==> flow/design.v <==
`timescale 1ns / 1ps
module score(
	 score,
	 grid, ai, opponent, clk
    );
output [8:0] score;
input [83:0] grid;
input [6:0] ai;
input [6:0] opponent;
input clk;
reg [8:0] score_r;
assign score = score_r;
wire clk;
wire [2:0] aithrees;
wire aifour;
reg aivert;
wire aihoriz;
reg [3:0] aihoriz_r;
assign aihoriz = |aihoriz_r;
wire aidiagup;
reg [3:0] aidiagup_r;
assign aidiagup = |aidiagup_r;
wire aidiagdown;
reg [3:0] aidiagdown_r;
assign aidiagdown = |aidiagdown_r;
assign aifour = aivert | aihoriz | aidiagup | aidiagdown;
reg aivert3;
reg [2:0] aihoriz3_r;
reg [2:0] aidiagup3_r;
reg [2:0] aidiagdown3_r;
assign aithrees = aihoriz3_r[2] + aihoriz3_r[1] + aihoriz3_r[0] + aidiagup3_r[2] + aidiagup3_r[1] + aidiagup3_r[0] + aidiagdown3_r[2] + aidiagdown3_r[1] + aidiagdown3_r[0] + aivert3;
wire [2:0] opponentthrees;
wire opponentfour;
reg opponentvert;
wire opponenthoriz;
reg [3:0] opponenthoriz_r;
assign opponenthoriz = |opponenthoriz_r;
wire opponentdiagup;
reg [3:0] opponentdiagup_r;
assign opponentdiagup = |opponentdiagup_r;
wire opponentdiagdown;
reg [3:0] opponentdiagdown_r;
assign opponentdiagdown = |opponentdiagdown_r;
assign opponentfour = opponentvert | opponenthoriz | opponentdiagup | opponentdiagdown;
reg opponentvert3;
reg [2:0] opponenthoriz3_r;
reg [2:0] opponentdiagup3_r;
reg [2:0] opponentdiagdown3_r;
assign opponentthrees = opponenthoriz3_r[2] + opponenthoriz3_r[1] + opponenthoriz3_r[0] + opponentdiagup3_r[2] + opponentdiagup3_r[1] + opponentdiagup3_r[0] + opponentdiagdown3_r[2] + opponentdiagdown3_r[1] + opponentdiagdown3_r[0] + opponentvert3;
always @ (*)
  begin
    if(ai > 41)
	 begin
	   aivert = grid[ai + 1  - 1] & grid[ai + 1  - 15] & grid[ai + 1  - 29] & grid[ai + 1  - 43];
	 end
	 else
	 begin
	   aivert = 0;
	 end
	 if(ai == 83 || ai == 69 || ai == 55 || ai == 41 || ai == 27 || ai == 13)
	 begin
	   aihoriz_r[0] = grid[ai + 1  - 1] & grid[ai + 1  - 3] & grid[ai + 1  - 5] & grid[ai + 1  - 7];
	   aihoriz_r[3:1] = 0;
	 end
	 else if(ai == 81 || ai == 67 || ai == 53 || ai == 39 || ai == 25 || ai == 11)
	 begin
		aihoriz_r[0] = grid[ai + 1  - 1] & grid[ai + 1  - 3] & grid[ai + 1  - 5] & grid[ai + 1  - 7];
	   aihoriz_r[1] = grid[ai + 1  - 1] & grid[ai + 1  - 3] & grid[ai + 1  - 5] & grid[ai + 1  + 1];
      aihoriz_r[3:2] = 0;
    end
	 else if(ai == 79 || ai == 65 || ai == 51 || ai == 37 || ai == 23 || ai == 9)
	 begin
		aihoriz_r[0] = grid[ai + 1  - 1] & grid[ai + 1  - 3] & grid[ai + 1  - 5] & grid[ai + 1  - 7];
	   aihoriz_r[1] = grid[ai + 1  - 1] & grid[ai + 1  - 3] & grid[ai + 1  - 5] & grid[ai + 1  + 1];
      aihoriz_r[2] = grid[ai + 1  - 1] & grid[ai + 1  - 3] & grid[ai + 1  + 3] & grid[ai + 1  + 1];
		aihoriz_r[3] = 0;
    end
	 else if(ai == 77 || ai == 63 || ai == 49 || ai == 35 || ai == 21 || ai == 7)
	 begin
		aihoriz_r[0] = grid[ai + 1  - 1] & grid[ai + 1  - 3] & grid[ai + 1  - 5] & grid[ai + 1  - 7];
	   aihoriz_r[1] = grid[ai + 1  - 1] & grid[ai + 1  - 3] & grid[ai + 1  - 5] & grid[ai + 1  + 1];
      aihoriz_r[2] = grid[ai + 1  - 1] & grid[ai + 1  - 3] & grid[ai + 1  + 3] & grid[ai + 1  + 1];
		aihoriz_r[3] = grid[ai + 1  - 1] & grid[ai + 1  + 5] & grid[ai + 1  + 3] & grid[ai + 1  + 1];
    end
	 else if(ai == 75 || ai == 61 || ai == 47 || ai == 33 || ai == 19 || ai == 5)
    begin
		aihoriz_r[0] = 0;
	   aihoriz_r[1] = grid[ai + 1  - 1] & grid[ai + 1  - 3] & grid[ai + 1  - 5] & grid[ai + 1  + 1];
      aihoriz_r[2] = grid[ai + 1  - 1] & grid[ai + 1  - 3] & grid[ai + 1  + 3] & grid[ai + 1  + 1];
		aihoriz_r[3] = grid[ai + 1  - 1] & grid[ai + 1  + 5] & grid[ai + 1  + 3] & grid[ai + 1  + 1];
    end
	 else if(ai == 73 || ai == 59 || ai == 45 || ai == 31 || ai == 17 || ai == 3)
	 begin
		aihoriz_r[1:0] = 0;     
	   aihoriz_r[2] = grid[ai + 1  - 1] & grid[ai + 1  - 3] & grid[ai + 1  + 3] & grid[ai + 1  + 1];
		aihoriz_r[3] = grid[ai + 1  - 1] & grid[ai + 1  + 5] & grid[ai + 1  + 3] & grid[ai + 1  + 1];
    end
	 else if(ai == 71 || ai == 57 || ai == 43 || ai == 29 || ai == 15 || ai == 1)
	 begin  
		aihoriz_r[2:0] = 0;
		aihoriz_r[3] = grid[ai + 1  - 1] & grid[ai + 1  + 5] & grid[ai + 1  + 3] & grid[ai + 1  + 1];
    end
	 else
	 begin
	   aihoriz_r = 0;
	 end
	 if(ai == 77 || ai == 75|| ai == 73 || ai == 71 || ai == 57 || ai == 43)
	 begin
	   aidiagup_r[0] = grid[ai + 1  - 1] & grid[ai + 1  - 13] & grid[ai + 1  - 25] & grid[ai + 1  - 37];
	   aidiagup_r[3:1] = 0;
	 end
	 else if(ai == 63 || ai == 61 || ai == 59 || ai == 45)
	 begin
	   aidiagup_r[0] = grid[ai + 1  - 1] & grid[ai + 1  - 13] & grid[ai + 1  - 25] & grid[ai + 1  - 37];
	   aidiagup_r[1] = grid[ai + 1  - 1] & grid[ai + 1  - 13] & grid[ai + 1  - 25] & grid[ai + 1  + 11];
      aidiagup_r[3:2] = 0;
    end
	 else if(ai == 49 || ai == 47)
	 begin
	   aidiagup_r[0] = grid[ai + 1  - 1] & grid[ai + 1  - 13] & grid[ai + 1  - 25] & grid[ai + 1  - 37];
	   aidiagup_r[1] = grid[ai + 1  - 1] & grid[ai + 1  - 13] & grid[ai + 1  - 25] & grid[ai + 1  + 11];
      aidiagup_r[2] = grid[ai + 1  - 1] & grid[ai + 1  - 13] & grid[ai + 1  + 23] & grid[ai + 1  + 11];
      aidiagup_r[3] = 0;
	 end
	 else if(ai == 13 || ai == 11 || ai == 9 || ai == 7 || ai == 27 || ai == 41)
	 begin
		aidiagup_r[0] = 0;
	   aidiagup_r[1] = 0;
      aidiagup_r[2] = 0;
      aidiagup_r[3] = grid[ai + 1  - 1] & grid[ai + 1  + 35] & grid[ai + 1  + 23] & grid[ai + 1  + 11];
	 end
	 else if(ai == 25 || ai == 23 || ai == 21 || ai == 39)
	 begin
	   aidiagup_r[0] = 0;
	   aidiagup_r[1] = 0;
      aidiagup_r[2] = grid[ai + 1  - 1] & grid[ai + 1  - 13] & grid[ai + 1  + 23] & grid[ai + 1  + 11];
      aidiagup_r[3] = grid[ai + 1  - 1] & grid[ai + 1  + 35] & grid[ai + 1  + 23] & grid[ai + 1  + 11];
	 end
	 else if(ai == 37 || ai == 35)
	 begin
	   aidiagup_r[0] = 0;
	   aidiagup_r[1] = grid[ai + 1  - 1] & grid[ai + 1  - 13] & grid[ai + 1  - 25] & grid[ai + 1  + 11];
      aidiagup_r[2] = grid[ai + 1  - 1] & grid[ai + 1  - 13] & grid[ai + 1  + 23] & grid[ai + 1  + 11];
      aidiagup_r[3] = grid[ai + 1  - 1] & grid[ai + 1  + 35] & grid[ai + 1  + 23] & grid[ai + 1  + 11];
	 end
	 else if(ai == 51 || ai == 33)
	 begin
	   aidiagup_r[0] = 0;
	   aidiagup_r[1] = grid[ai + 1  - 1] & grid[ai + 1  - 13] & grid[ai + 1  - 25] & grid[ai + 1  + 11];
      aidiagup_r[2] = grid[ai + 1  - 1] & grid[ai + 1  - 13] & grid[ai + 1  + 23] & grid[ai + 1  + 11];
      aidiagup_r[3] = 0;
	 end
	 else if(ai == 19 || ai == 53)
	 begin
	   aidiagup_r[0] = 0;
	   aidiagup_r[1] = 0;
      aidiagup_r[2] = grid[ai + 1  - 1] & grid[ai + 1  - 13] & grid[ai + 1  + 23] & grid[ai + 1  + 11];
      aidiagup_r[3] = 0;
	 end
	 else if(ai == 65 || ai == 31)
	 begin
	   aidiagup_r[0] = 0;
	   aidiagup_r[1] = grid[ai + 1  - 1] & grid[ai + 1  - 13] & grid[ai + 1  - 25] & grid[ai + 1  + 11];
      aidiagup_r[2] = 0;
      aidiagup_r[3] = 0;    
	 end
	 else
	 begin
	   aidiagup_r = 0;
	 end
	 if(ai == 7 || ai == 5 || ai == 3 || ai == 1 || ai == 15 || ai == 29)
	 begin
	   aidiagdown_r[0] = grid[ai + 1  - 1] & grid[ai + 1  + 15] & grid[ai + 1  + 31] & grid[ai + 1  + 47];
	   aidiagdown_r[3:1] = 0;
	 end
	 else if(ai == 21 || ai == 19 || ai == 17 || ai == 31)
	 begin
      aidiagdown_r[0] = grid[ai + 1  - 1] & grid[ai + 1  + 15] & grid[ai + 1  + 31] & grid[ai + 1  + 47];
	   aidiagdown_r[1] = grid[ai + 1  - 1] & grid[ai + 1  + 15] & grid[ai + 1  + 31] & grid[ai + 1  - 17];
      aidiagdown_r[3:2] = 0;
    end
	 else if(ai == 35 || ai == 33)
	 begin
	   aidiagdown_r[0] = grid[ai + 1  - 1] & grid[ai + 1  + 15] & grid[ai + 1  + 31] & grid[ai + 1  + 47];
	   aidiagdown_r[1] = grid[ai + 1  - 1] & grid[ai + 1  + 15] & grid[ai + 1  + 31] & grid[ai + 1  - 17];
      aidiagdown_r[2] = grid[ai + 1  - 1] & grid[ai + 1  + 15] & grid[ai + 1  - 33] & grid[ai + 1  - 17];
	   aidiagdown_r[3] = 0;
	 end
	 else if(ai == 83 || ai == 81 || ai == 79 || ai == 77 || ai == 69 || ai == 55)
	 begin
		aidiagdown_r[0] = 0;
	   aidiagdown_r[1] = 0;
      aidiagdown_r[2] = 0;
      aidiagdown_r[3] = grid[ai + 1  - 1] & grid[ai + 1  - 49] & grid[ai + 1  - 33] & grid[ai + 1  - 17];
    end
	 else if(ai == 67 || ai == 65 || ai == 63 || ai == 53)
	 begin
	   aidiagdown_r[0] = 0;
	   aidiagdown_r[1] = 0;
      aidiagdown_r[2] = grid[ai + 1  - 1] & grid[ai + 1  + 15] & grid[ai + 1  - 33] & grid[ai + 1  - 17];
	   aidiagdown_r[3] = grid[ai + 1  - 1] & grid[ai + 1  - 49] & grid[ai + 1  - 33] & grid[ai + 1  - 17];
	 end
	 else if(ai == 51 || ai == 49)
	 begin
	   aidiagdown_r[0] = 0;
      aidiagdown_r[1] = grid[ai + 1  - 1] & grid[ai + 1  + 15] & grid[ai + 1  + 31] & grid[ai + 1  - 17];
      aidiagdown_r[2] = grid[ai + 1  - 1] & grid[ai + 1  + 15] & grid[ai + 1  - 33] & grid[ai + 1  - 17];
      aidiagdown_r[3] = grid[ai + 1  - 1] & grid[ai + 1  - 49] & grid[ai + 1  - 33] & grid[ai + 1  - 17];
	 end
	 else if(ai == 37 || ai == 47)
	 begin
	   aidiagdown_r[0] = 0;
      aidiagdown_r[1] = grid[ai + 1  - 1] & grid[ai + 1  + 15] & grid[ai + 1  + 31] & grid[ai + 1  - 17];
      aidiagdown_r[2] = grid[ai + 1  - 1] & grid[ai + 1  + 15] & grid[ai + 1  - 33] & grid[ai + 1  - 17];
      aidiagdown_r[3] = 0;
	 end
	 else if(ai == 61 || ai == 39)
	 begin
	   aidiagdown_r[0] = 0;
	   aidiagdown_r[1] = 0;
      aidiagdown_r[2] = grid[ai + 1  - 1] & grid[ai + 1  + 15] & grid[ai + 1  - 33] & grid[ai + 1  - 17];
      aidiagdown_r[3] = 0;
	 end
	 else if(ai == 23 || ai == 45)
	 begin
	   aidiagdown_r[0] = 0;
      aidiagdown_r[1] = grid[ai + 1  - 1] & grid[ai + 1  + 15] & grid[ai + 1  + 31] & grid[ai + 1  - 17];
      aidiagdown_r[2] = 0;
      aidiagdown_r[3] = 0;    
	 end
	 else
	 begin
	   aidiagdown_r = 0;
	 end
    if(ai > 27)
	 begin
	   aivert3 = grid[ai + 1  - 1] & grid[ai + 1  - 15] & grid[ai + 1  - 29];
	 end
	 else
	 begin
	   aivert3 = 0;
	 end
	 if(ai == 83 || ai == 69 || ai == 55 || ai == 41 || ai == 27 || ai == 13)
	 begin
	   aihoriz3_r[0] = grid[ai + 1  - 1] & grid[ai + 1  - 3] & grid[ai + 1  - 5];
	   aihoriz3_r[2:1] = 0;
	 end
	 else if(ai == 81 || ai == 67 || ai == 53 || ai == 39 || ai == 25 || ai == 11)
	 begin
		aihoriz3_r[0] = grid[ai + 1  - 1] & grid[ai + 1  - 3] & grid[ai + 1  - 5];
	   aihoriz3_r[1] = grid[ai + 1  - 1] & grid[ai + 1  - 3] & grid[ai + 1  + 1];
      aihoriz3_r[2] = 0;
    end
	 else if(ai == 79 || ai == 65 || ai == 51 || ai == 37 || ai == 23 || ai == 9 || ai == 77 || ai == 63 || ai == 49 || ai == 35 || ai == 21 || ai == 7 || ai == 75 || ai == 61 || ai == 47 || ai == 33 || ai == 19 || ai == 5)
	 begin
		aihoriz3_r[0] = grid[ai + 1  - 1] & grid[ai + 1  - 3] & grid[ai + 1  - 5];
	   aihoriz3_r[1] = grid[ai + 1  - 1] & grid[ai + 1  - 3] & grid[ai + 1  + 1];
      aihoriz3_r[2] = grid[ai + 1  - 1] & grid[ai + 1  + 3] & grid[ai + 1  + 1];
    end
	 else if(ai == 73 || ai == 59 || ai == 45 || ai == 31 || ai == 17 || ai == 3)
	 begin
		aihoriz3_r[0] = 0;     
	   aihoriz3_r[1] = grid[ai + 1  - 1] & grid[ai + 1  - 3] & grid[ai + 1  + 1];
      aihoriz3_r[2] = grid[ai + 1  - 1] & grid[ai + 1  + 3] & grid[ai + 1  + 1];
    end
	 else if(ai == 71 || ai == 57 || ai == 43 || ai == 29 || ai == 15 || ai == 1)
	 begin  
		aihoriz3_r[1:0] = 0;
		aihoriz3_r[2] = grid[ai + 1  - 1] & grid[ai + 1  + 3] & grid[ai + 1  + 1];
    end
	 else
	 begin
	   aihoriz3_r = 0;
	 end
	 if(ai == 79 || ai == 77 || ai == 75|| ai == 73 || ai == 71 || ai == 57 || ai == 43 || ai == 29)
	 begin
	   aidiagup3_r[0] = grid[ai + 1  - 1] & grid[ai + 1  - 13] & grid[ai + 1  - 25];
	   aidiagup3_r[2:1] = 0;
	 end
	 else if(ai == 65 || ai == 63 || ai == 61 || ai == 59 || ai == 45 || ai == 31)
	 begin
	   aidiagup3_r[0] = grid[ai + 1  - 1] & grid[ai + 1  - 13] & grid[ai + 1  - 25];
	   aidiagup3_r[1] = grid[ai + 1  - 1] & grid[ai + 1  - 13] & grid[ai + 1  + 11];
      aidiagup3_r[2] = 0;
    end
	 else if(ai == 51 || ai == 49 || ai == 47 || ai == 37 || ai == 35 || ai == 33)
	 begin
	   aidiagup3_r[0] = grid[ai + 1  - 1] & grid[ai + 1  - 13] & grid[ai + 1  - 25];
	   aidiagup3_r[1] = grid[ai + 1  - 1] & grid[ai + 1  - 13] & grid[ai + 1  + 11];
      aidiagup3_r[2] = grid[ai + 1  - 1] & grid[ai + 1  + 23] & grid[ai + 1  + 11];
	 end
	 else if(ai == 13 || ai == 11 || ai == 9 || ai == 7 || ai == 5 || ai == 27 || ai == 41 || ai == 55)
	 begin
		aidiagup3_r[0] = 0;
	   aidiagup3_r[1] = 0;
      aidiagup3_r[2] = grid[ai + 1  - 1] & grid[ai + 1  + 23] & grid[ai + 1  + 11];
	 end
	 else if(ai == 25 || ai == 23 || ai == 21 || ai == 19 || ai == 39 ||ai == 53)
	 begin
	   aidiagup3_r[0] = 0;
	   aidiagup3_r[1] = grid[ai + 1  - 1] & grid[ai + 1  - 13] & grid[ai + 1  + 11];
      aidiagup3_r[2] = grid[ai + 1  - 1] & grid[ai + 1  + 23] & grid[ai + 1  + 11];
	 end
	 else if(ai == 17 || ai == 67)
	 begin
	   aidiagup3_r[0] = 0;
	   aidiagup3_r[1] = grid[ai + 1  - 1] & grid[ai + 1  - 13] & grid[ai + 1  + 11];
      aidiagup3_r[2] = 0;
	 end
	 else
	 begin
	   aidiagup3_r = 0;
	 end
	 if(ai == 9 || ai == 7 || ai == 5|| ai == 3 || ai == 1 || ai == 15 || ai == 29 || ai == 43)
	 begin
	 	aidiagdown3_r[0] = grid[ai + 1  - 1] & grid[ai + 1  + 15] & grid[ai + 1  + 31];
	   aidiagdown3_r[2:1] = 0;
	 end
	 else if(ai == 23 || ai == 21 || ai == 19 || ai == 17 || ai == 31 || ai == 45)
	 begin
	 	aidiagdown3_r[0] = grid[ai + 1  - 1] & grid[ai + 1  + 15] & grid[ai + 1  + 31];
	   aidiagdown3_r[1] = grid[ai + 1  - 1] & grid[ai + 1  + 15] & grid[ai + 1  - 17];
      aidiagdown3_r[2] = 0;
    end
	 else if(ai == 51 || ai == 49 || ai == 47 || ai == 37 || ai == 35 || ai == 33)
	 begin
	 	aidiagdown3_r[0] = grid[ai + 1  - 1] & grid[ai + 1  + 15] & grid[ai + 1  + 31];
	   aidiagdown3_r[1] = grid[ai + 1  - 1] & grid[ai + 1  + 15] & grid[ai + 1  - 17];
      aidiagdown3_r[2] = grid[ai + 1  - 1] & grid[ai + 1  - 33] & grid[ai + 1  - 17];
	 end
	 else if(ai == 83 || ai == 81 || ai == 79 || ai == 77 || ai == 75 || ai == 69 || ai == 55 || ai == 41)
	 begin
		aidiagdown3_r[0] = 0;
	   aidiagdown3_r[1] = 0;
      aidiagdown3_r[2] = grid[ai + 1  - 1] & grid[ai + 1  - 33] & grid[ai + 1  - 17];
	 end
	 else if(ai == 67 || ai == 65 || ai == 63 || ai == 61 || ai == 53 ||ai == 39)
	 begin
	   aidiagdown3_r[0] = 0;
	   aidiagdown3_r[1] = grid[ai + 1  - 1] & grid[ai + 1  + 15] & grid[ai + 1  - 17];
      aidiagdown3_r[2] = grid[ai + 1  - 1] & grid[ai + 1  - 33] & grid[ai + 1  - 17];
	 end
	 else if(ai == 59 || ai == 25)
	 begin
	   aidiagdown3_r[0] = 0;
	   aidiagdown3_r[1] = grid[ai + 1  - 1] & grid[ai + 1  + 15] & grid[ai + 1  - 17];
      aidiagdown3_r[2] = 0;
	 end
	 else
	 begin
	   aidiagdown3_r = 0;
	 end
    if(opponent + 1 > 41)
	 begin
	   opponentvert = grid[opponent + 1 - 1] & grid[opponent + 1 - 15] & grid[opponent + 1 - 29] & grid[opponent + 1 - 43];
	 end
	 else
	 begin
	   opponentvert = 0;
	 end
	 if(opponent + 1 == 83 || opponent + 1 == 69 || opponent + 1 == 55 || opponent + 1 == 41 || opponent + 1 == 27 || opponent + 1 == 13)
	 begin
	   opponenthoriz_r[0] = grid[opponent + 1 - 1] & grid[opponent + 1 - 3] & grid[opponent + 1 - 5] & grid[opponent + 1 - 7];
	   opponenthoriz_r[3:1] = 0;
	 end
	 else if(opponent + 1 == 81 || opponent + 1 == 67 || opponent + 1 == 53 || opponent + 1 == 39 || opponent + 1 == 25 || opponent + 1 == 11)
	 begin
		opponenthoriz_r[0] = grid[opponent + 1 - 1] & grid[opponent + 1 - 3] & grid[opponent + 1 - 5] & grid[opponent + 1 - 7];
	   opponenthoriz_r[1] = grid[opponent + 1 - 1] & grid[opponent + 1 - 3] & grid[opponent + 1 - 5] & grid[opponent + 1 + 1];
      opponenthoriz_r[3:2] = 0;
    end
	 else if(opponent + 1 == 79 || opponent + 1 == 65 || opponent + 1 == 51 || opponent + 1 == 37 || opponent + 1 == 23 || opponent + 1 == 9)
	 begin
		opponenthoriz_r[0] = grid[opponent + 1 - 1] & grid[opponent + 1 - 3] & grid[opponent + 1 - 5] & grid[opponent + 1 - 7];
	   opponenthoriz_r[1] = grid[opponent + 1 - 1] & grid[opponent + 1 - 3] & grid[opponent + 1 - 5] & grid[opponent + 1 + 1];
      opponenthoriz_r[2] = grid[opponent + 1 - 1] & grid[opponent + 1 - 3] & grid[opponent + 1 + 3] & grid[opponent + 1 + 1];
		opponenthoriz_r[3] = 0;
    end
	 else if(opponent + 1 == 77 || opponent + 1 == 63 || opponent + 1 == 49 || opponent + 1 == 35 || opponent + 1 == 21 || opponent + 1 == 7)
	 begin
		opponenthoriz_r[0] = grid[opponent + 1 - 1] & grid[opponent + 1 - 3] & grid[opponent + 1 - 5] & grid[opponent + 1 - 7];
	   opponenthoriz_r[1] = grid[opponent + 1 - 1] & grid[opponent + 1 - 3] & grid[opponent + 1 - 5] & grid[opponent + 1 + 1];
      opponenthoriz_r[2] = grid[opponent + 1 - 1] & grid[opponent + 1 - 3] & grid[opponent + 1 + 3] & grid[opponent + 1 + 1];
		opponenthoriz_r[3] = grid[opponent + 1 - 1] & grid[opponent + 1 + 5] & grid[opponent + 1 + 3] & grid[opponent + 1 + 1];
    end
	 else if(opponent + 1 == 75 || opponent + 1 == 61 || opponent + 1 == 47 || opponent + 1 == 33 || opponent + 1 == 19 || opponent + 1 == 5)
    begin
		opponenthoriz_r[0] = 0;
	   opponenthoriz_r[1] = grid[opponent + 1 - 1] & grid[opponent + 1 - 3] & grid[opponent + 1 - 5] & grid[opponent + 1 + 1];
      opponenthoriz_r[2] = grid[opponent + 1 - 1] & grid[opponent + 1 - 3] & grid[opponent + 1 + 3] & grid[opponent + 1 + 1];
		opponenthoriz_r[3] = grid[opponent + 1 - 1] & grid[opponent + 1 + 5] & grid[opponent + 1 + 3] & grid[opponent + 1 + 1];
    end
	 else if(opponent + 1 == 73 || opponent + 1 == 59 || opponent + 1 == 45 || opponent + 1 == 31 || opponent + 1 == 17 || opponent + 1 == 3)
	 begin
		opponenthoriz_r[1:0] = 0;     
	   opponenthoriz_r[2] = grid[opponent + 1 - 1] & grid[opponent + 1 - 3] & grid[opponent + 1 + 3] & grid[opponent + 1 + 1];
		opponenthoriz_r[3] = grid[opponent + 1 - 1] & grid[opponent + 1 + 5] & grid[opponent + 1 + 3] & grid[opponent + 1 + 1];
    end
	 else if(opponent + 1 == 71 || opponent + 1 == 57 || opponent + 1 == 43 || opponent + 1 == 29 || opponent + 1 == 15 || opponent + 1 == 1)
	 begin  
		opponenthoriz_r[2:0] = 0;
		opponenthoriz_r[3] = grid[opponent + 1 - 1] & grid[opponent + 1 + 5] & grid[opponent + 1 + 3] & grid[opponent + 1 + 1];
    end
	 else
	 begin
	   opponenthoriz_r = 0;
	 end
	 if(opponent + 1 == 77 || opponent + 1 == 75|| opponent + 1 == 73 || opponent + 1 == 71 || opponent + 1 == 57 || opponent + 1 == 43)
	 begin
	   opponentdiagup_r[0] = grid[opponent + 1 - 1] & grid[opponent + 1 - 13] & grid[opponent + 1 - 25] & grid[opponent + 1 - 37];
	   opponentdiagup_r[3:1] = 0;
	 end
	 else if(opponent + 1 == 63 || opponent + 1 == 61 || opponent + 1 == 59 || opponent + 1 == 45)
	 begin
	   opponentdiagup_r[0] = grid[opponent + 1 - 1] & grid[opponent + 1 - 13] & grid[opponent + 1 - 25] & grid[opponent + 1 - 37];
	   opponentdiagup_r[1] = grid[opponent + 1 - 1] & grid[opponent + 1 - 13] & grid[opponent + 1 - 25] & grid[opponent + 1 + 11];
      opponentdiagup_r[3:2] = 0;
    end
	 else if(opponent + 1 == 49 || opponent + 1 == 47)
	 begin
	   opponentdiagup_r[0] = grid[opponent + 1 - 1] & grid[opponent + 1 - 13] & grid[opponent + 1 - 25] & grid[opponent + 1 - 37];
	   opponentdiagup_r[1] = grid[opponent + 1 - 1] & grid[opponent + 1 - 13] & grid[opponent + 1 - 25] & grid[opponent + 1 + 11];
      opponentdiagup_r[2] = grid[opponent + 1 - 1] & grid[opponent + 1 - 13] & grid[opponent + 1 + 23] & grid[opponent + 1 + 11];
      opponentdiagup_r[3] = 0;
	 end
	 else if(opponent + 1 == 13 || opponent + 1 == 11 || opponent + 1 == 9 || opponent + 1 == 7 || opponent + 1 == 27 || opponent + 1 == 41)
	 begin
		opponentdiagup_r[0] = 0;
	   opponentdiagup_r[1] = 0;
      opponentdiagup_r[2] = 0;
      opponentdiagup_r[3] = grid[opponent + 1 - 1] & grid[opponent + 1 + 35] & grid[opponent + 1 + 23] & grid[opponent + 1 + 11];
	 end
	 else if(opponent + 1 == 25 || opponent + 1 == 23 || opponent + 1 == 21 || opponent + 1 == 39)
	 begin
	   opponentdiagup_r[0] = 0;
	   opponentdiagup_r[1] = 0;
      opponentdiagup_r[2] = grid[opponent + 1 - 1] & grid[opponent + 1 - 13] & grid[opponent + 1 + 23] & grid[opponent + 1 + 11];
      opponentdiagup_r[3] = grid[opponent + 1 - 1] & grid[opponent + 1 + 35] & grid[opponent + 1 + 23] & grid[opponent + 1 + 11];
	 end
	 else if(opponent + 1 == 37 || opponent + 1 == 35)
	 begin
	   opponentdiagup_r[0] = 0;
	   opponentdiagup_r[1] = grid[opponent + 1 - 1] & grid[opponent + 1 - 13] & grid[opponent + 1 - 25] & grid[opponent + 1 + 11];
      opponentdiagup_r[2] = grid[opponent + 1 - 1] & grid[opponent + 1 - 13] & grid[opponent + 1 + 23] & grid[opponent + 1 + 11];
      opponentdiagup_r[3] = grid[opponent + 1 - 1] & grid[opponent + 1 + 35] & grid[opponent + 1 + 23] & grid[opponent + 1 + 11];
	 end
	 else if(opponent + 1 == 51 || opponent + 1 == 33)
	 begin
	   opponentdiagup_r[0] = 0;
	   opponentdiagup_r[1] = grid[opponent + 1 - 1] & grid[opponent + 1 - 13] & grid[opponent + 1 - 25] & grid[opponent + 1 + 11];
      opponentdiagup_r[2] = grid[opponent + 1 - 1] & grid[opponent + 1 - 13] & grid[opponent + 1 + 23] & grid[opponent + 1 + 11];
      opponentdiagup_r[3] = 0;
	 end
	 else if(opponent + 1 == 19 || opponent + 1 == 53)
	 begin
	   opponentdiagup_r[0] = 0;
	   opponentdiagup_r[1] = 0;
      opponentdiagup_r[2] = grid[opponent + 1 - 1] & grid[opponent + 1 - 13] & grid[opponent + 1 + 23] & grid[opponent + 1 + 11];
      opponentdiagup_r[3] = 0;
	 end
	 else if(opponent + 1 == 65 || opponent + 1 == 31)
	 begin
	   opponentdiagup_r[0] = 0;
	   opponentdiagup_r[1] = grid[opponent + 1 - 1] & grid[opponent + 1 - 13] & grid[opponent + 1 - 25] & grid[opponent + 1 + 11];
      opponentdiagup_r[2] = 0;
      opponentdiagup_r[3] = 0;    
	 end
	 else
	 begin
	   opponentdiagup_r = 0;
	 end
	 if(opponent + 1 == 7 || opponent + 1 == 5 || opponent + 1 == 3 || opponent + 1 == 1 || opponent + 1 == 15 || opponent + 1 == 29)
	 begin
	   opponentdiagdown_r[0] = grid[opponent + 1 - 1] & grid[opponent + 1 + 15] & grid[opponent + 1 + 31] & grid[opponent + 1 + 47];
	   opponentdiagdown_r[3:1] = 0;
	 end
	 else if(opponent + 1 == 21 || opponent + 1 == 19 || opponent + 1 == 17 || opponent + 1 == 31)
	 begin
      opponentdiagdown_r[0] = grid[opponent + 1 - 1] & grid[opponent + 1 + 15] & grid[opponent + 1 + 31] & grid[opponent + 1 + 47];
	   opponentdiagdown_r[1] = grid[opponent + 1 - 1] & grid[opponent + 1 + 15] & grid[opponent + 1 + 31] & grid[opponent + 1 - 17];
      opponentdiagdown_r[3:2] = 0;
    end
	 else if(opponent + 1 == 35 || opponent + 1 == 33)
	 begin
	   opponentdiagdown_r[0] = grid[opponent + 1 - 1] & grid[opponent + 1 + 15] & grid[opponent + 1 + 31] & grid[opponent + 1 + 47];
	   opponentdiagdown_r[1] = grid[opponent + 1 - 1] & grid[opponent + 1 + 15] & grid[opponent + 1 + 31] & grid[opponent + 1 - 17];
      opponentdiagdown_r[2] = grid[opponent + 1 - 1] & grid[opponent + 1 + 15] & grid[opponent + 1 - 33] & grid[opponent + 1 - 17];
	   opponentdiagdown_r[3] = 0;
	 end
	 else if(opponent + 1 == 83 || opponent + 1 == 81 || opponent + 1 == 79 || opponent + 1 == 77 || opponent + 1 == 69 || opponent + 1 == 55)
	 begin
		opponentdiagdown_r[0] = 0;
	   opponentdiagdown_r[1] = 0;
      opponentdiagdown_r[2] = 0;
      opponentdiagdown_r[3] = grid[opponent + 1 - 1] & grid[opponent + 1 - 49] & grid[opponent + 1 - 33] & grid[opponent + 1 - 17];
    end
	 else if(opponent + 1 == 67 || opponent + 1 == 65 || opponent + 1 == 63 || opponent + 1 == 53)
	 begin
	   opponentdiagdown_r[0] = 0;
	   opponentdiagdown_r[1] = 0;
      opponentdiagdown_r[2] = grid[opponent + 1 - 1] & grid[opponent + 1 + 15] & grid[opponent + 1 - 33] & grid[opponent + 1 - 17];
	   opponentdiagdown_r[3] = grid[opponent + 1 - 1] & grid[opponent + 1 - 49] & grid[opponent + 1 - 33] & grid[opponent + 1 - 17];
	 end
	 else if(opponent + 1 == 51 || opponent + 1 == 49)
	 begin
	   opponentdiagdown_r[0] = 0;
      opponentdiagdown_r[1] = grid[opponent + 1 - 1] & grid[opponent + 1 + 15] & grid[opponent + 1 + 31] & grid[opponent + 1 - 17];
      opponentdiagdown_r[2] = grid[opponent + 1 - 1] & grid[opponent + 1 + 15] & grid[opponent + 1 - 33] & grid[opponent + 1 - 17];
      opponentdiagdown_r[3] = grid[opponent + 1 - 1] & grid[opponent + 1 - 49] & grid[opponent + 1 - 33] & grid[opponent + 1 - 17];
	 end
	 else if(opponent + 1 == 37 || opponent + 1 == 47)
	 begin
	   opponentdiagdown_r[0] = 0;
      opponentdiagdown_r[1] = grid[opponent + 1 - 1] & grid[opponent + 1 + 15] & grid[opponent + 1 + 31] & grid[opponent + 1 - 17];
      opponentdiagdown_r[2] = grid[opponent + 1 - 1] & grid[opponent + 1 + 15] & grid[opponent + 1 - 33] & grid[opponent + 1 - 17];
      opponentdiagdown_r[3] = 0;
	 end
	 else if(opponent + 1 == 61 || opponent + 1 == 39)
	 begin
	   opponentdiagdown_r[0] = 0;
	   opponentdiagdown_r[1] = 0;
      opponentdiagdown_r[2] = grid[opponent + 1 - 1] & grid[opponent + 1 + 15] & grid[opponent + 1 - 33] & grid[opponent + 1 - 17];
      opponentdiagdown_r[3] = 0;
	 end
	 else if(opponent + 1 == 23 || opponent + 1 == 45)
	 begin
	   opponentdiagdown_r[0] = 0;
      opponentdiagdown_r[1] = grid[opponent + 1 - 1] & grid[opponent + 1 + 15] & grid[opponent + 1 + 31] & grid[opponent + 1 - 17];
      opponentdiagdown_r[2] = 0;
      opponentdiagdown_r[3] = 0;    
	 end
	 else
	 begin
	   opponentdiagdown_r = 0;
	 end
    if(opponent + 1 > 27)
	 begin
	   opponentvert3 = grid[opponent + 1 - 1] & grid[opponent + 1 - 15] & grid[opponent + 1 - 29];
	 end
	 else
	 begin
	   opponentvert3 = 0;
	 end
	 if(opponent + 1 == 83 || opponent + 1 == 69 || opponent + 1 == 55 || opponent + 1 == 41 || opponent + 1 == 27 || opponent + 1 == 13)
	 begin
	   opponenthoriz3_r[0] = grid[opponent + 1 - 1] & grid[opponent + 1 - 3] & grid[opponent + 1 - 5];
	   opponenthoriz3_r[2:1] = 0;
	 end
	 else if(opponent + 1 == 81 || opponent + 1 == 67 || opponent + 1 == 53 || opponent + 1 == 39 || opponent + 1 == 25 || opponent + 1 == 11)
	 begin
		opponenthoriz3_r[0] = grid[opponent + 1 - 1] & grid[opponent + 1 - 3] & grid[opponent + 1 - 5];
	   opponenthoriz3_r[1] = grid[opponent + 1 - 1] & grid[opponent + 1 - 3] & grid[opponent + 1 + 1];
      opponenthoriz3_r[2] = 0;
    end
	 else if(opponent + 1 == 79 || opponent + 1 == 65 || opponent + 1 == 51 || opponent + 1 == 37 || opponent + 1 == 23 || opponent + 1 == 9 || opponent + 1 == 77 || opponent + 1 == 63 || opponent + 1 == 49 || opponent + 1 == 35 || opponent + 1 == 21 || opponent + 1 == 7 || opponent + 1 == 75 || opponent + 1 == 61 || opponent + 1 == 47 || opponent + 1 == 33 || opponent + 1 == 19 || opponent + 1 == 5)
	 begin
		opponenthoriz3_r[0] = grid[opponent + 1 - 1] & grid[opponent + 1 - 3] & grid[opponent + 1 - 5];
	   opponenthoriz3_r[1] = grid[opponent + 1 - 1] & grid[opponent + 1 - 3] & grid[opponent + 1 + 1];
      opponenthoriz3_r[2] = grid[opponent + 1 - 1] & grid[opponent + 1 + 3] & grid[opponent + 1 + 1];
    end
	 else if(opponent + 1 == 73 || opponent + 1 == 59 || opponent + 1 == 45 || opponent + 1 == 31 || opponent + 1 == 17 || opponent + 1 == 3)
	 begin
		opponenthoriz3_r[0] = 0;     
	   opponenthoriz3_r[1] = grid[opponent + 1 - 1] & grid[opponent + 1 - 3] & grid[opponent + 1 + 1];
      opponenthoriz3_r[2] = grid[opponent + 1 - 1] & grid[opponent + 1 + 3] & grid[opponent + 1 + 1];
    end
	 else if(opponent + 1 == 71 || opponent + 1 == 57 || opponent + 1 == 43 || opponent + 1 == 29 || opponent + 1 == 15 || opponent + 1 == 1)
	 begin  
		opponenthoriz3_r[1:0] = 0;
		opponenthoriz3_r[2] = grid[opponent + 1 - 1] & grid[opponent + 1 + 3] & grid[opponent + 1 + 1];
    end
	 else
	 begin
	   opponenthoriz3_r = 0;
	 end
	 if(opponent + 1 == 79 || opponent + 1 == 77 || opponent + 1 == 75|| opponent + 1 == 73 || opponent + 1 == 71 || opponent + 1 == 57 || opponent + 1 == 43 || opponent + 1 == 29)
	 begin
	   opponentdiagup3_r[0] = grid[opponent + 1 - 1] & grid[opponent + 1 - 13] & grid[opponent + 1 - 25];
	   opponentdiagup3_r[2:1] = 0;
	 end
	 else if(opponent + 1 == 65 || opponent + 1 == 63 || opponent + 1 == 61 || opponent + 1 == 59 || opponent + 1 == 45 || opponent + 1 == 31)
	 begin
	   opponentdiagup3_r[0] = grid[opponent + 1 - 1] & grid[opponent + 1 - 13] & grid[opponent + 1 - 25];
	   opponentdiagup3_r[1] = grid[opponent + 1 - 1] & grid[opponent + 1 - 13] & grid[opponent + 1 + 11];
      opponentdiagup3_r[2] = 0;
    end
	 else if(opponent + 1 == 51 || opponent + 1 == 49 || opponent + 1 == 47 || opponent + 1 == 37 || opponent + 1 == 35 || opponent + 1 == 33)
	 begin
	   opponentdiagup3_r[0] = grid[opponent + 1 - 1] & grid[opponent + 1 - 13] & grid[opponent + 1 - 25];
	   opponentdiagup3_r[1] = grid[opponent + 1 - 1] & grid[opponent + 1 - 13] & grid[opponent + 1 + 11];
      opponentdiagup3_r[2] = grid[opponent + 1 - 1] & grid[opponent + 1 + 23] & grid[opponent + 1 + 11];
	 end
	 else if(opponent + 1 == 13 || opponent + 1 == 11 || opponent + 1 == 9 || opponent + 1 == 7 || opponent + 1 == 5 || opponent + 1 == 27 || opponent + 1 == 41 || opponent + 1 == 55)
	 begin
		opponentdiagup3_r[0] = 0;
	   opponentdiagup3_r[1] = 0;
      opponentdiagup3_r[2] = grid[opponent + 1 - 1] & grid[opponent + 1 + 23] & grid[opponent + 1 + 11];
	 end
	 else if(opponent + 1 == 25 || opponent + 1 == 23 || opponent + 1 == 21 || opponent + 1 == 19 || opponent + 1 == 39 ||opponent + 1 == 53)
	 begin
	   opponentdiagup3_r[0] = 0;
	   opponentdiagup3_r[1] = grid[opponent + 1 - 1] & grid[opponent + 1 - 13] & grid[opponent + 1 + 11];
      opponentdiagup3_r[2] = grid[opponent + 1 - 1] & grid[opponent + 1 + 23] & grid[opponent + 1 + 11];
	 end
	 else if(opponent + 1 == 17 || opponent + 1 == 67)
	 begin
	   opponentdiagup3_r[0] = 0;
	   opponentdiagup3_r[1] = grid[opponent + 1 - 1] & grid[opponent + 1 - 13] & grid[opponent + 1 + 11];
      opponentdiagup3_r[2] = 0;
	 end
	 else
	 begin
	   opponentdiagup3_r = 0;
	 end
	 if(opponent + 1 == 9 || opponent + 1 == 7 || opponent + 1 == 5|| opponent + 1 == 3 || opponent + 1 == 1 || opponent + 1 == 15 || opponent + 1 == 29 || opponent + 1 == 43)
	 begin
	 	opponentdiagdown3_r[0] = grid[opponent + 1 - 1] & grid[opponent + 1 + 15] & grid[opponent + 1 + 31];
	   opponentdiagdown3_r[2:1] = 0;
	 end
	 else if(opponent + 1 == 23 || opponent + 1 == 21 || opponent + 1 == 19 || opponent + 1 == 17 || opponent + 1 == 31 || opponent + 1 == 45)
	 begin
	 	opponentdiagdown3_r[0] = grid[opponent + 1 - 1] & grid[opponent + 1 + 15] & grid[opponent + 1 + 31];
	   opponentdiagdown3_r[1] = grid[opponent + 1 - 1] & grid[opponent + 1 + 15] & grid[opponent + 1 - 17];
      opponentdiagdown3_r[2] = 0;
    end
	 else if(opponent + 1 == 51 || opponent + 1 == 49 || opponent + 1 == 47 || opponent + 1 == 37 || opponent + 1 == 35 || opponent + 1 == 33)
	 begin
	 	opponentdiagdown3_r[0] = grid[opponent + 1 - 1] & grid[opponent + 1 + 15] & grid[opponent + 1 + 31];
	   opponentdiagdown3_r[1] = grid[opponent + 1 - 1] & grid[opponent + 1 + 15] & grid[opponent + 1 - 17];
      opponentdiagdown3_r[2] = grid[opponent + 1 - 1] & grid[opponent + 1 - 33] & grid[opponent + 1 - 17];
	 end
	 else if(opponent + 1 == 83 || opponent + 1 == 81 || opponent + 1 == 79 || opponent + 1 == 77 || opponent + 1 == 75 || opponent + 1 == 69 || opponent + 1 == 55 || opponent + 1 == 41)
	 begin
		opponentdiagdown3_r[0] = 0;
	   opponentdiagdown3_r[1] = 0;
      opponentdiagdown3_r[2] = grid[opponent + 1 - 1] & grid[opponent + 1 - 33] & grid[opponent + 1 - 17];
	 end
	 else if(opponent + 1 == 67 || opponent + 1 == 65 || opponent + 1 == 63 || opponent + 1 == 61 || opponent + 1 == 53 ||opponent + 1 == 39)
	 begin
	   opponentdiagdown3_r[0] = 0;
	   opponentdiagdown3_r[1] = grid[opponent + 1 - 1] & grid[opponent + 1 + 15] & grid[opponent + 1 - 17];
      opponentdiagdown3_r[2] = grid[opponent + 1 - 1] & grid[opponent + 1 - 33] & grid[opponent + 1 - 17];
	 end
	 else if(opponent + 1 == 59 || opponent + 1 == 25)
	 begin
	   opponentdiagdown3_r[0] = 0;
	   opponentdiagdown3_r[1] = grid[opponent + 1 - 1] & grid[opponent + 1 + 15] & grid[opponent + 1 - 17];
      opponentdiagdown3_r[2] = 0;
	 end
	 else
	 begin
	   opponentdiagdown3_r = 0;
	 end
	 if(aifour)
	 begin
	   score_r = 9'b111111111;
	 end
	 else if(opponentfour)
	 begin
	   score_r = 0;
	 end
	 else
	 begin
	   if (ai % 14 > 7)
		begin
		  score_r = (200 + 10 * aithrees - 10 * opponentthrees + 14 - (ai % 14))% 512;
		end
		else
	   begin
		  score_r = (200 + 10 * aithrees - 10 * opponentthrees + ai % 14) % 512;
		end   
	 end
  end
endmodule
`timescale 1ns / 1ps
module minimax(
   opt, move,
   grid, column_counts, player, sw, clk
);
input [83:0] grid;
input [20:0] column_counts;
input player;
input sw;
input clk;
output [6:0] opt;
output move;
reg [83:0] grid_copy;
reg [83:0] grid_copy_2;
reg aimoved;
reg opponentmoved;
reg [6:0] ai;
reg [6:0] opponent;
reg [2:0] index;
reg move_r;
assign move = move_r;
reg initial_score;
reg [6:0] count;  
reg [2:0] column;
reg [6:0] opt_r;
assign opt = opt_r;
wire [8:0] optscore;
reg [8:0] optscore_r;
assign optscore = optscore_r;
wire [8:0] score;
wire [8:0] curscore;
reg [8:0] curscore_r;
assign curscore = curscore_r;
score score_(
   .score (score),
   .grid (grid_copy_2), .ai (ai), .opponent (opponent), .clk (clk)
    );
always @(posedge clk)
begin
  if (player == 0 || !sw)
  begin
    count = 0;
    move_r = 0;
    optscore_r = 0;
    opt_r = 1;
	 curscore_r = 0;
  end
  else if (count == 105)
  begin
    if(curscore >= optscore && aimoved)
    begin
      opt_r = ai;
      optscore_r = curscore_r;
    end
    move_r = 1;
    count = (count + 1) % 128;
  end
  else if (count > 105)
  begin
    move_r = 0;
  end
  else if (count % 15 == 0)
  begin
    if(count == 0)
    begin
      optscore_r = 0;
    end
    else if(curscore >= optscore && aimoved)
    begin
      opt_r = ai;
      optscore_r = curscore_r;
    end
	 initial_score = 1;
    if(column_counts[(count / 15)*3 + 2-:3] < 6)
    begin
	   column = (count / 15) % 8;
      grid_copy = grid;
      grid_copy[13 - (count / 15)*2 + column_counts[(count / 15)*3 + 2-:3] * 14-:2] = 2'b10;
      aimoved = 1;
      ai = (13 - (count / 15)*2 + column_counts[(count / 15)*3 + 2-:3] * 14) % 128;
    end
    else
    begin
      grid_copy = grid;
      aimoved = 0;
      ai = 1;
		column = 0;
    end
    count = (count + 1) % 128;
  end
  else if ((count % 15) % 2 == 1)
  begin
    if(aimoved)
	   begin
      if(column_counts[(((count % 15) - 1)/2)* 3 +2-:3] < 6 && (((count % 15) - 1)/2) != column)
      begin
        grid_copy_2 = grid_copy;
        grid_copy_2[14 - (count % 15) + column_counts[(((count % 15) - 1)/2)* 3 + 2-:3] * 14-:2] = 2'b01;
        opponentmoved = 1;
        opponent = (13 - (count % 15) + column_counts[(((count % 15) - 1)/2)* 3 + 2-:3] * 14)% 128;
      end
	   else if (ai < 70 && (((count % 15) - 1)/2) == column)
	   begin
	     grid_copy_2 = grid_copy;
        grid_copy_2[ai + 14-:2] = 2'b01;
        opponentmoved = 1;
        opponent = (ai + 13)% 128;
	   end
      else
      begin
        grid_copy_2 = grid_copy;
        opponentmoved = 0;
        opponent = 0;
      end
	 end
	 else
	 begin
	   grid_copy_2 = grid_copy;
      opponentmoved = 0;
      opponent = 0;
	 end
    count = (count + 1) % 128;
  end
  else
  begin
    if ((score < curscore || initial_score) && aimoved && opponentmoved)
    begin
      curscore_r = score;
		initial_score = 0;
    end
    count = (count + 1) % 128;
  end
end
endmodule
Reports on minimax
Tool output for the design above, in the order of the flow.
Lines are those of the file above, counted from 1.
Operators: Yosys type, input widths -> output width; for muxes data width and select width s.
Library cell names are shortened.
{ "design": {"top_module": "minimax", "clock_port": "clk", "library": "sky130hd", "lib_corner": "tt_025C_1v80"} }

Elaborated design
Yosys after proc, flatten, opt, wreduce and memory -nomap, before mapping. Memory bits, and registers merged into a memory's read port (data or address), are not among the register bits. Print and check cells are not counted. Equal cells are merged and count once.
{ "word_totals": {"word_cells": 895, "ff_bits": 221, "latchBits": 0, "rom_bits": 0, "clocked_rd_ports_x_width": 0, "mem_count": 0, "mem_bits_rw": 0} }
{ "classes": {"equal": 90, "mux": 236, "n_div": 3, "shift": 52, "n_reduce_logical": 291, "addsub": 94, "compare": 11, "bitwise": 99, "mul": 6} }
{ "op_table": {"columns": ["cell", "n"], "rows": [
  ["$shiftx 84x32->1", 44],
  ["$eq 32x6->1 const B", 16],
  ["$shift 2x33->84 const A", 4],
  ["$mux 84", 4],
  ["$eq 32x7->1 const B", 10],
  ["$logic_or 1x1->1", 268],
  ["$eq 32x5->1 const B", 8],
  ["$sub 32x6->32 const B", 8],
  ["$mod 7x4->32 const B", 2],
  ["$and 84x84->84", 3],
  ["$or 84x84->84", 3],
  ["$not 84->84", 3],
  ["$mux 1", 197],
  ["$add 32x1->32 const B", 6],
  ["$sub 32x2->32 const B", 6],
  ["$sub 32x5->32 const B", 6],
  ["$shift 1x33->84 const A", 2],
  ["$add 32x2->32 const B", 4],
  ["$sub 32x3->32 const B", 4],
  ["$add 32x4->32 const B", 4],
  ["$sub 32x4->32 const B", 4],
  ["$eq 32x4->1 const B", 4],
  ["$add 32x5->32 const B", 4],
  ["$add 32x6->32 const B", 4],
  ["$div 7x4->32 const B", 1],
  ["$eq 7x6->1 const B", 16],
  ["$neg 32->33", 3],
  ["$sub 32x1->32 const B", 3]
]} }
Other operator kinds: 63; their cells: 241.

Depth
Yosys ltp: most cells in a row. Word level: on the elaborated netlist, between registers, memories and ports. Mapped: between sequential cells and ports; inverters and the memories' decode and read muxes count.
{ "logic_depth": {"ltp_word": 44, "abc_area": 1, "depth_mapped": 80} }

Synthesis result
The flow's flattened synthesis, as Yosys stat reports it; memories are mapped. The netlist is that of the ABC_AREA named above (0 if unset); the other value can give another one.
{ "types": {"columns": ["cell_type", "n", "type_area_um2"], "rows": [
  ["edfxtp_1", 187, 5.62E+03],
  ["nand2_1", 1181, 4.43E+03],
  ["o21ai_0", 516, 2.58E+03],
  ["inv_1", 592, 2.22E+03],
  ["nor2_1", 558, 2.09E+03],
  ["ha_1", 140, 1751.68],
  ["nand3_1", 254, 1.27E+03],
  ["a21oi_1", 237, 1.19E+03],
  ["xor2_1", 89, 779.498],
  ["dfxtp_1", 32, 640.614],
  ["fa_1", 24, 480.461],
  ["clkbuf_1", 113, 424.157],
  ["o211ai_1", 53, 397.882],
  ["nor3_1", 67, 335.322],
  ["nand4_1", 52, 325.312],
  ["or2_2", 41, 256.496],
  ["o21ai_1", 48, 240.23],
  ["xnor2_1", 23, 201.443]
]} }
Not listed: further types 55, cells in them 412.
{ "mapped": {"flip_flops": 219, "mapped_cells": 4619, "n_buf": 172, "area_um2": 28247.1} }

Path before layout
Source: OpenSTA report_checks on the synthesized netlist (no wires, ideal clock, input and output delay 20% of the period each), path of least setup slack; recovery checks are left aside. Register names are those of the netlist, which keeps one name where synthesis merged equal registers.
{ "synth_path": {"kind": "flip-flop to flip-flop", "start": "register ai[1]", "end": "register (no name shown)", "t_arrival_ns": 11.166, "n_path_buf": 6, "setup_slack_ns": -0.285, "path_stages": 61, "required_time_ns": 10.881, "delay_ns": 11.285, "tclk_ns": 11.0, "period_less_setup_slack_ns": 11.285} }
"delay_ns" is the arrival time less input delay plus setup time.
"path_stages": output pins that drive a net of the path, with the launching flip-flop's if there is one; two outputs of one cell count as two.
"period_less_setup_slack_ns" = period - worst setup slack (recovery checks aside). The figure is calculated, with input and output delays left at 20% of the set period.
{ "synth_via": {"cell_sequence": "edfxtp_1 buf_2 inv_2 clkbuf_1 clkbuf_1 ha_1 clkbuf_1 inv_1 clkbuf_1 ha_1 inv_1 a21oi_1 xor2_1 o21ai_0 o21bai_1 nand3_1 a31oi_1 inv_1 [25 not listed] and2_1 nor2_1 o21a_1 nor2_1 inv_1 or2_2 nand3_1 o211ai_1 nand2_1 ha_1 a21oi_1 o221a_2 nand2_1 nand2_1 nand3_1 buf_2 o21ai_1 a21oi_1"} }
{ "synth_lines": {"columns": ["item", "line", "rtl"], "rows": [
  ["from (decl)", 691, "reg [6:0] ai;"],
  ["from (assign)", 754, "ai = (13 - (count / 15)*2 + column_counts[(count / 15)*3 + 2-:3] * 14) % 128;"],
  ["from (assign)", 760, "ai = 1;"],
  ["to (assign)", 720, null],
  ["to (assign)", 802, null],
  ["to (decl)", 706, null]
]} }
Chain of elaborated cells between the ends: none given.

Worst path after layout
Path of least setup slack in the final report of run 3 (OpenROAD, finished layout, wires in). Where an end is a register, its clock arrival counts in the times.
{ "layout_path": {"kind": "flip-flop to flip-flop", "start": "register opponent[0]", "end": "register (no name shown)", "required_time_ns": 9.79, "n_path_buf": 15, "path_stages": 68, "t_arrival_ns": 11.04, "setup_slack_ns": -1.25, "tclk_ns": 9.33} }
Between the ends stands the longest chain of elaborated cells between them, by number of cells; it is not shown to be the way that was timed. Of several equally long chains one is given.
A line is the first line of the expression or statement that the cell stems from. Yosys adds cells for indexed reads and writes and turns some case tables into memories.
A register here has more assigning lines than the two given.
{ "layout_via": {"cell_sequence": "edfxtp_1 buf_6 buf_12 buf_4 nand3_1 nand2_1 nand2_4 clkinvlp_4 buf_4 nor3_4 nor2_4 buf_4 buf_4 o21ai_4 nand2_2 buf_4 buf_4 buf_4 [32 not listed] and2_4 nor2_4 o21a_1 nor2_1 inv_1 or2_4 nand3_2 o211ai_1 nand2_2 ha_4 nand4_1 o221a_2 nand2_2 nand2_4 nand3_4 buf_8 nand2_2 a21oi_1", "elab_chain_len": 43} }
{ "layout_lines": {"columns": ["item", "line", "rtl"], "rows": [
  ["from (decl)", 692, "reg [6:0] opponent;"],
  ["from (assign)", 774, "opponent = (13 - (count % 15) + column_counts[(((count % 15) - 1)/2)* 3 + 2-:3] * 14)% 128;"],
  ["from (assign)", 781, "opponent = (ai + 13)% 128;"],
  ["$add 7x1->8", 555, "else if(opponent + 1 == 79 || opponent + 1 == 65 || opponent + 1 == 51 || opponent + 1 == 37 || opponent + 1 = ..."],
  ["$eq 32x7->1", 555, null],
  ["$logic_or 1x1->1 x17", 555, null],
  ["$mux 1", 555, null],
  ["$mux 1", 549, "else if(opponent + 1 == 81 || opponent + 1 == 67 || opponent + 1 == 53 || opponent + 1 == 39 || opponent + 1 = ..."],
  ["$mux 2", 544, "if(opponent + 1 == 83 || opponent + 1 == 69 || opponent + 1 == 55 || opponent + 1 == 41 || opponent + 1 == 27 ..."],
  ["$add 1x1->2", 49, "assign opponentthrees = opponenthoriz3_r[2] + opponenthoriz3_r[1] + opponenthoriz3_r[0] + opponentdiagup3_r[2] ..."],
  ["[12 not listed]", null, null],
  ["$mux 9", 664, "if (ai % 14 > 7)"],
  ["$mux 9", 658, "else if(opponentfour)"],
  ["$mux 9", 654, "if(aifour)"],
  ["$lt 9x9->1", 800, null],
  ["$logic_or 1x1->1", 800, null],
  ["$logic_and 1x1->1 x2", 800, null],
  ["$reduce_and 5->1", null, null],
  ["to (assign)", 720, null],
  ["to (assign)", 802, null],
  ["to (decl)", 706, null]
]} }

==> runs of minimax <==
Stored flow runs of minimax (4 of them; Yosys, OpenROAD, sky130hd). They differ in their settings and are not a sequence. Constraints: input delay and output delay 20% of the set period each, output load 0.01 pF.
"timing.achieved_period_ns": clock period set for the run, less the worst setup slack. It is reckoned from that one timing run; input and output delays stay at 20% of the period that was set.
"worst_setup_path_time_ns" is the time allowed to the run's worst setup path (the clock period less input and output delay, where it has them) less its slack. Clock arrival times count: a late capture clock shortens it, a late launch clock lengthens it.
"power.total_mw": no workload was simulated; the value follows from the tool's default switching activity.
[
  {
    "run": "run 1",
    "settings": { "ABC_AREA": 1, "CELL_PAD_IN_SITES_DETAIL_PLACEMENT": 0, "CORE_ASPECT_RATIO": 1.25, "CORE_MARGIN": 3, "CORE_UTILIZATION": 49, "CTS_CLUSTER_DIAMETER": 295, "HOLD_SLACK_MARGIN": -0.03, "MIN_ROUTING_LAYER": "met2", "PLACE_DENSITY_LB_ADDON": 0.13, "SLEW_MARGIN": 40, "period_ns": 8.08, "CAP_MARGIN": 20 },
    "outcome": "stopped before the end: routing reported GRT-0232"
  },
  {
    "run": "run 2",
    "settings": { "CORE_MARGIN": 9, "CORE_UTILIZATION": 58, "CTS_CLUSTER_SIZE": 43, "MAX_ROUTING_LAYER": "met4", "MIN_ROUTING_LAYER": "met2", "PLACE_DENSITY": 0.68, "SETUP_SLACK_MARGIN": 0.35, "SLEW_MARGIN": 35, "TNS_END_PERCENT": 90, "period_ns": 9.23, "CAP_MARGIN": 20 },
    "outcome": "stopped before the end: routing reported GRT-0116"
  },
  {
    "run": "run 3",
    "settings": { "ABC_AREA": 1, "CELL_PAD_IN_SITES_DETAIL_PLACEMENT": 1, "CELL_PAD_IN_SITES_GLOBAL_PLACEMENT": 1, "CORE_ASPECT_RATIO": 1.13, "CORE_UTILIZATION": 15, "CTS_CLUSTER_DIAMETER": 205, "GPL_TIMING_DRIVEN": 0, "MIN_ROUTING_LAYER": "met2", "PLACE_DENSITY_LB_ADDON": 0.14, "SETUP_SLACK_MARGIN": 2.27, "SLEW_MARGIN": 10, "period_ns": 9.33, "CAP_MARGIN": 20, "CORE_MARGIN": 2 },
    "results": { "synthesis_area_um2": 28247.1, "die_um2": 191806.0, "cell_area_final_um2": 42219.2, "utilization_pct": 22.5, "fin_ws_ns": -1.247, "timing.setup.tns_ns": -96.711, "holdWs_ns": 0.460, "power.total_mw": 10.285, "timing.achieved_period_ns": 10.577, "worst_setup_path_time_ns": 10.58, "timing.worst_path_kind": "flip-flop to flip-flop" }
  },
  {
    "run": "run 4",
    "settings": { "ABC_AREA": 0, "CELL_PAD_IN_SITES_DETAIL_PLACEMENT": 2, "CORE_ASPECT_RATIO": 1.25, "CORE_MARGIN": 3, "CORE_UTILIZATION": 49, "CTS_CLUSTER_DIAMETER": 295, "HOLD_SLACK_MARGIN": -0.03, "MIN_ROUTING_LAYER": "met2", "PLACE_DENSITY_LB_ADDON": 0.13, "SLEW_MARGIN": 40, "TNS_END_PERCENT": 95, "period_ns": 8.08, "CAP_MARGIN": 20 },
    "outcome": "stopped before the end: placement reported a tool error"
  }
]
